==> flow/design.v <==
module ieee754multiplier (
    input logic clk, rst_n,
    input logic [31:0] a_i,
    input logic [31:0] b_i,
    input logic start_i,
    output logic done_o,
    output logic nan_o,
    output logic inifinit_o,
    output logic overflow_o,
    output logic underflow_o,
    output logic [31:0] product_o
);
typedef enum logic[1:0] {
    INITIAL_STATE = 2'b00,
    MULTIPLY_STEP = 2'b01,
    RESULT_VERIFICATION_STEP = 2'b10,
    DONE = 2'b11
} MULTIPLIER_FSM_STATE;
MULTIPLIER_FSM_STATE current_state;
logic [31:0] a_r, b_r;  
logic signal_a, signal_b;
logic [7:0] exponent_a, exponent_b;
logic [23:0] mantissa_a, mantissa_b;  
logic [47:0] mantissa_temp;
logic [9:0] exponent_temp;
logic [31:0] product_r;      
logic [1:0]  exponent_hi_r;  
always_comb begin : MULTIPLIER_COMB_BLOCK
    signal_a = a_r[31];  
    signal_b = b_r[31];  
    exponent_a = a_r[30:23];  
    exponent_b = b_r[30:23];  
    mantissa_a[23] = 1;
    mantissa_a[22:0] = a_r[22:0];   
    mantissa_b[23] = 1;
    mantissa_b[22:0] = b_r[22:0];   
    if (mantissa_a[22-:23] == 0 || mantissa_b[22-:23] == 0) begin  
        mantissa_temp = 0;  
        exponent_temp = 0;  
    end else begin
        mantissa_temp = mantissa_a * mantissa_b;  
        exponent_temp = exponent_a + exponent_b - 127;  
        if (mantissa_temp[47] == 1) begin  
            mantissa_temp = mantissa_temp >> 1;  
            exponent_temp = exponent_temp + 1;  
        end
    end
end
always_ff @(posedge clk, negedge rst_n) begin : MULTIPLIER_FF_BLOCK
    if(!rst_n) begin
        current_state <= INITIAL_STATE;
        a_r <= 32'b0;
        b_r <= 32'b0;
        product_r <= 32'b0;
        exponent_hi_r <= 2'b0;
        done_o <= 1'b0;
        nan_o <= 1'b0;
        inifinit_o <= 1'b0;
        overflow_o <= 1'b0;
        underflow_o <= 1'b0;
        product_o <= 32'b0;
    end else begin
        case (current_state)
            INITIAL_STATE, DONE: begin
                done_o <= 1'b0;
                if (start_i) begin
                    a_r <= a_i;
                    b_r <= b_i;
                    current_state <= MULTIPLY_STEP;
                end else begin
                    current_state <= INITIAL_STATE;
                end
            end
            MULTIPLY_STEP: begin
                product_r[31] <= signal_a ^ signal_b;  
                product_r[30:23] <= exponent_temp[7:0];  
                product_r[22:0] <= mantissa_temp[45:23];  
                exponent_hi_r <= exponent_temp[9:8];
                current_state <= RESULT_VERIFICATION_STEP;
            end
            RESULT_VERIFICATION_STEP: begin
                nan_o <= 1'b0;
                inifinit_o <= 1'b0;
                overflow_o <= 1'b0;
                underflow_o <= 1'b0;
                product_o <= product_r;
                if (product_r[30:23] == 8'hFF && product_r[22:0] != 23'b00) begin
                    nan_o <= 1'b1;
                    product_o <= 32'b00;
                end else if (product_r[30:23] == 8'b11111111 && product_r[22:0] == 23'b0) begin
                    inifinit_o <= 1'b1;
                end else if (exponent_hi_r[0] == 1'b1 || exponent_hi_r[1] == 1'b1) begin
                    overflow_o <= 1'b1;
                    product_o <= 32'h7FFFFFFF;
                end else if (product_r[30:23] == 8'b00000000) begin
                    underflow_o <= 1'b1;
                    product_o <= 32'b00;
                end
                done_o <= 1'b1;
                current_state <= DONE;
            end
        endcase
    end
end
endmodule
### Reports on ieee754multiplier

The steps from the RTL of ieee754multiplier to its reports follow in flow order.
Line numbers count from 1 in the design file above.
Library cell names are shortened.
The mark - stands for no value.

| set-up | value |
|---|---|
| design top | ieee754multiplier |
| clock input | clk |
| standard-cell library | sky130hd |
| timing corner | tt_025C_1v80 |

### Word level

Counts by Yosys on the flattened word-level netlist (proc, flatten, opt, wreduce; memories kept). Register bits leave out memories and registers merged into their read ports (data or address). Print and check cells are left out. Cells with the same type and inputs are merged into one.

| bit counts | value |
|---|---|
| register bits | 137 |
| input bits | 67 |
| output and inout port bits | 37 |
| cells after elaboration | 56 |

| operators by class | value |
|---|---|
| $add $sub $neg | 3 |
| multiply operators | 1 |
| eq/ne operators | 4 |
| mux-type cells | 21 |
| bitwise logic cells | 1 |
| reduce/logical cells | 13 |

Operators with widths:

| cell | number |
|---|---|
| multiplier 24 x 24 -> 48 bit | 1 |
| 2-to-1 mux 32 bit | 4 |
| 2-to-1 mux 46 bit | 2 |
| logical NOT 23 bit | 3 |
| nonzero test 23 bit | 1 |
| 2-to-1 mux 10 bit | 2 |
| 2-to-1 mux 1 bit | 11 |
| adder 10 x 1 -> 10 bit (second input constant) | 1 |
| subtractor 9 x 7 -> 10 bit (second input constant) | 1 |
| adder 8 x 8 -> 9 bit | 1 |
| equality test 8 bit (second input constant) | 1 |
| logical NOT 8 bit | 1 |
| parallel mux 2 bit (select 3 bit) | 1 |
| equality test 2 bit (second input constant) | 2 |
| logical AND 1 bit | 2 |
| logical OR 1 bit | 2 |
| equality test 2 x 1 -> 1 bit (second input constant) | 1 |
| logical NOT 2 bit | 1 |
| AND reduction 2 bit | 1 |
| nonzero test 2 bit | 1 |
| OR reduction 2 bit | 1 |
| parallel mux 1 bit (select 2 bit) | 1 |
| bitwise XOR 1 bit | 1 |

### Longest topological paths

Depth = most cells in a row (Yosys ltp): at word level without a register or memory, in the mapped netlist without a sequential cell, where the memories' decode and read muxes count.

| logic depth | value |
|---|---|
| depth in word-level cells | 5 |
| ABC_AREA | 0 |
| mapped depth | 29 |
| mapped depth without buffers | 25 |

### Synthesis result

Source: synth_stat.txt of the flow (Yosys; design flattened, memories mapped). It holds for the ABC_AREA given above (unset counts as 0); a run with the other value may have another netlist.

| mapped netlist | value |
|---|---|
| cells in the netlist | 2692 |
| mapped area | 24766.3 um2 |
| sequential part of the area | 3479.6 um2 |
| flip-flops | 139 |
| buffer cells | 132 |

Cells by type:

| type | number |
|---|---|
| fa_1 | 482 |
| dfrtp_1 | 138 |
| inv_1 | 661 |
| ha_1 | 185 |
| and2_1 | 237 |
| nand2_1 | 313 |
| mux2_2 | 65 |
| clkbuf_1 | 114 |
| nor2_1 | 105 |
| o22ai_1 | 56 |
| a21oi_1 | 46 |
| xnor2_1 | 25 |
| mux2i_1 | 15 |
| o21ai_0 | 30 |
| nor4_1 | 21 |
| xor2_1 | 13 |
| o221ai_1 | 11 |
| nor3_1 | 19 |

Not listed: further types 48, cells in them 156.

### Timing after synthesis

OpenSTA on the mapped netlist: ideal clock, no wires. The path of least setup slack (recovery checks aside). Input and output delay are each 20% of the period. Register names are those of the netlist, which keeps one name where synthesis merged equal registers.

| path post-synthesis | value |
|---|---|
| path kind | register -> register |
| from | register b_r[3] |
| to | register (no name shown) |
| clock period | 9.0 ns |
| library setup time | 0.092 ns |
| launch time at the first pin | 0.000 ns |
| arrival time | 6.910 ns |
| data required time | 8.908 ns |
| slack | 1.997 ns |
| path delay | 7.002 ns |
| driving pins on the path | 28 |
| path buffers | 2 |
| period reached after synthesis | 7.003 ns |

"path delay" = arrival - input delay + setup time.
"driving pins on the path": output pins that drive a net of the path, with the launching flip-flop's if there is one; two outputs of one cell count as two.
"period reached after synthesis" is the clock period less the worst setup slack; recovery checks do not enter. This is arithmetic on one report: input and output delays are still those of the set period (20% each).
The rows between start and end are the longest chain of elaborated cells between them; the timing report does not say that the signal goes this way. Where chains are equally long, one stands for them.
A line is the first line of the expression or statement that the cell stems from. Yosys adds cells for indexed reads and writes and turns some case tables into memories.

| on the way, post-synthesis | value |
|---|---|
| cells stage by stage | dfrtp_1 -> clkbuf_1 -> clkbuf_1 -> nand2_1 -> fa_1 -> inv_1 -> fa_1 -> inv_1 -> fa_1 -> inv_1 -> fa_1 -> inv_1 -> fa_1 -> inv_1 -> fa_1 -> inv_1 -> fa_1 -> inv_1 -> ha_1 -> nand4_2 -> nor4_2 -> o311ai_1 -> a21oi_2 -> o21ai_2 -> o31a_1 -> or3_1 -> a211o_1 -> o221ai_1 |
| length of the longest elaborated chain | 3 |
| elaborated cells on any way between the ends | 5 |
| RTL lines with such cells | 3 |

Ends and longest elaborated chain, post-synthesis:

| item | RTL line | source |
|---|---|---|
| start, declared | 20 | `logic [31:0] a_r, b_r;` |
| start, assigned | 53 | `b_r <= 32'b0;` |
| start, assigned | 68 | `b_r <= b_i;` |
| multiplier 24 x 24 -> 48 bit | 41 | `mantissa_temp = mantissa_a * mantissa_b;` |
| 2-to-1 mux 46 bit | 43 | `if (mantissa_temp[47] == 1) begin` |
| 2-to-1 mux 46 bit | 37 | `if (mantissa_a[22-:23] == 0 \|\| mantissa_b[22-:23] == 0) begin` |
| end, assigned | 54 |  |
| end, assigned | 77 |  |
| end, declared | 26 |  |

### Path in the finished layout

Path of least setup slack in the final report of run 1 (OpenROAD, finished layout, wires in). Where an end is a register, its clock arrival counts in the times.

| path after layout | value |
|---|---|
| path kind | register -> register |
| from | register a_r[12] |
| to | register (no name shown) |
| clock period | 5.64 ns |
| library setup time | 0.08 ns |
| launch time at the first pin | 0.45 ns |
| arrival time | 7.50 ns |
| data required time | 6.02 ns |
| slack | -1.48 ns |
| driving pins on the path | 29 |
| path buffers | 3 |

The rows between start and end are the longest chain of elaborated cells between them; the timing report does not say that the signal goes this way. Where chains are equally long, one stands for them.

| on the way, after layout | value |
|---|---|
| cells stage by stage | dfrtp_4 -> buf_6 -> buf_6 -> nand2_4 -> fa_1 -> inv_1 -> fa_1 -> inv_2 -> fa_1 -> inv_1 -> fa_1 -> inv_1 -> fa_1 -> inv_1 -> fa_1 -> inv_2 -> fa_1 -> inv_2 -> ha_4 -> nand4_4 -> buf_6 -> nor4_4 -> o311ai_2 -> a21oi_2 -> o21ai_2 -> o31a_1 -> or3_1 -> a211o_1 -> o221ai_2 |
| length of the longest elaborated chain | 3 |
| elaborated cells on any way between the ends | 5 |
| RTL lines with such cells | 3 |

Ends and longest elaborated chain, after layout:

| item | RTL line | source |
|---|---|---|
| start, declared | 20 | `logic [31:0] a_r, b_r;` |
| start, assigned | 52 | `a_r <= 32'b0;` |
| start, assigned | 67 | `a_r <= a_i;` |
| multiplier 24 x 24 -> 48 bit | 41 | `mantissa_temp = mantissa_a * mantissa_b;` |
| 2-to-1 mux 46 bit | 43 | `if (mantissa_temp[47] == 1) begin` |
| 2-to-1 mux 46 bit | 37 | `if (mantissa_a[22-:23] == 0 \|\| mantissa_b[22-:23] == 0) begin` |
| end, assigned | 54 |  |
| end, assigned | 77 |  |
| end, declared | 26 |  |

Memo
Re: implementation data of ieee754multiplier

Record of 4 stored runs of the RTL-to-layout flow on ieee754multiplier, platform sky130hd. The runs are unordered. Constraints: input delay and output delay 20% of the set period each, output load 0.01 pF.
"achieved clock period" = clock period - worst setup slack. The figure is calculated, with input and output delays left at 20% of the set period.
"time on the worst setup path": the worst setup path's part of the clock period (all of it between registers, 20% less for each end at a port) less its slack. A launch clock that arrives late makes it longer, a capture clock that arrives late makes it shorter.
Settings: - = not set for that run.

| run name | ABC_AREA | CORE_ASPECT_RATIO | CORE_MARGIN | CORE_UTILIZATION | CTS_CLUSTER_DIAMETER | PLACE_DENSITY_LB_ADDON | SETUP_SLACK_MARGIN | SLEW_MARGIN | period_ns | CAP_MARGIN | CELL_PAD_IN_SITES_DETAIL_PLACEMENT | CTS_CLUSTER_SIZE | GPL_TIMING_DRIVEN | MAX_ROUTING_LAYER | PLACE_DENSITY | GPL_ROUTABILITY_DRIVEN | TNS_END_PERCENT | Yosys chip area after synthesis (um2) | area inside the die boundary (um2) | standard-cell area of the final layout (um2) | utilization of the finished layout | worst setup slack after layout (ns) | final setup TNS (ns) | post-route worst hold slack (ns) | achieved clock period (ns) | time on the worst setup path (ns) | critical path type |
|---|---|---|---|---|---|---|---|---|---|---|---|---|---|---|---|---|---|---|---|---|---|---|---|---|---|---|---|
| run 1 | 0 | 0.59 | 6 | 63 | 354 | 0.1 | 0.98 | 35 | 5.64 | 20 | - | - | - | - | - | - | - | 24766.3 | 44380.2 | 30719.5 | 0.797 | -1.479 | -44.373 | 0.483 | 7.119 | 7.12 | register -> register |
| run 2 | - | 0.93 | 6 | 32 | 308 | - | 1.16 | 10 | 9.79 | 40 | 0 | 69 | 1 | met5 | 0.48 | - | - | 24766.3 | 84220.0 | 27731.6 | 0.365 | 1.682 | 0.000 | 0.477 | 8.108 | 8.11 | register -> register |
| run 3 | 1 | 0.93 | 6 | 32 | 308 | - | 1.16 | 10 | 8.62 | 40 | 2 | 69 | 1 | met4 | 0.48 | 0 | 55 | 26514.2 | 89913.4 | 29748.5 | 0.364 | 1.371 | 0.000 | 0.483 | 7.249 | 7.25 | register -> register |
| run 4 | - | - | 2 | 50 | - | - | - | 20 | 8.35 | 20 | - | - | - | - | - | - | - | 24766.3 | 51329.4 | 27448.8 | 0.561 | 0.458 | 0.000 | 0.483 | 7.892 | 7.89 | register -> register |
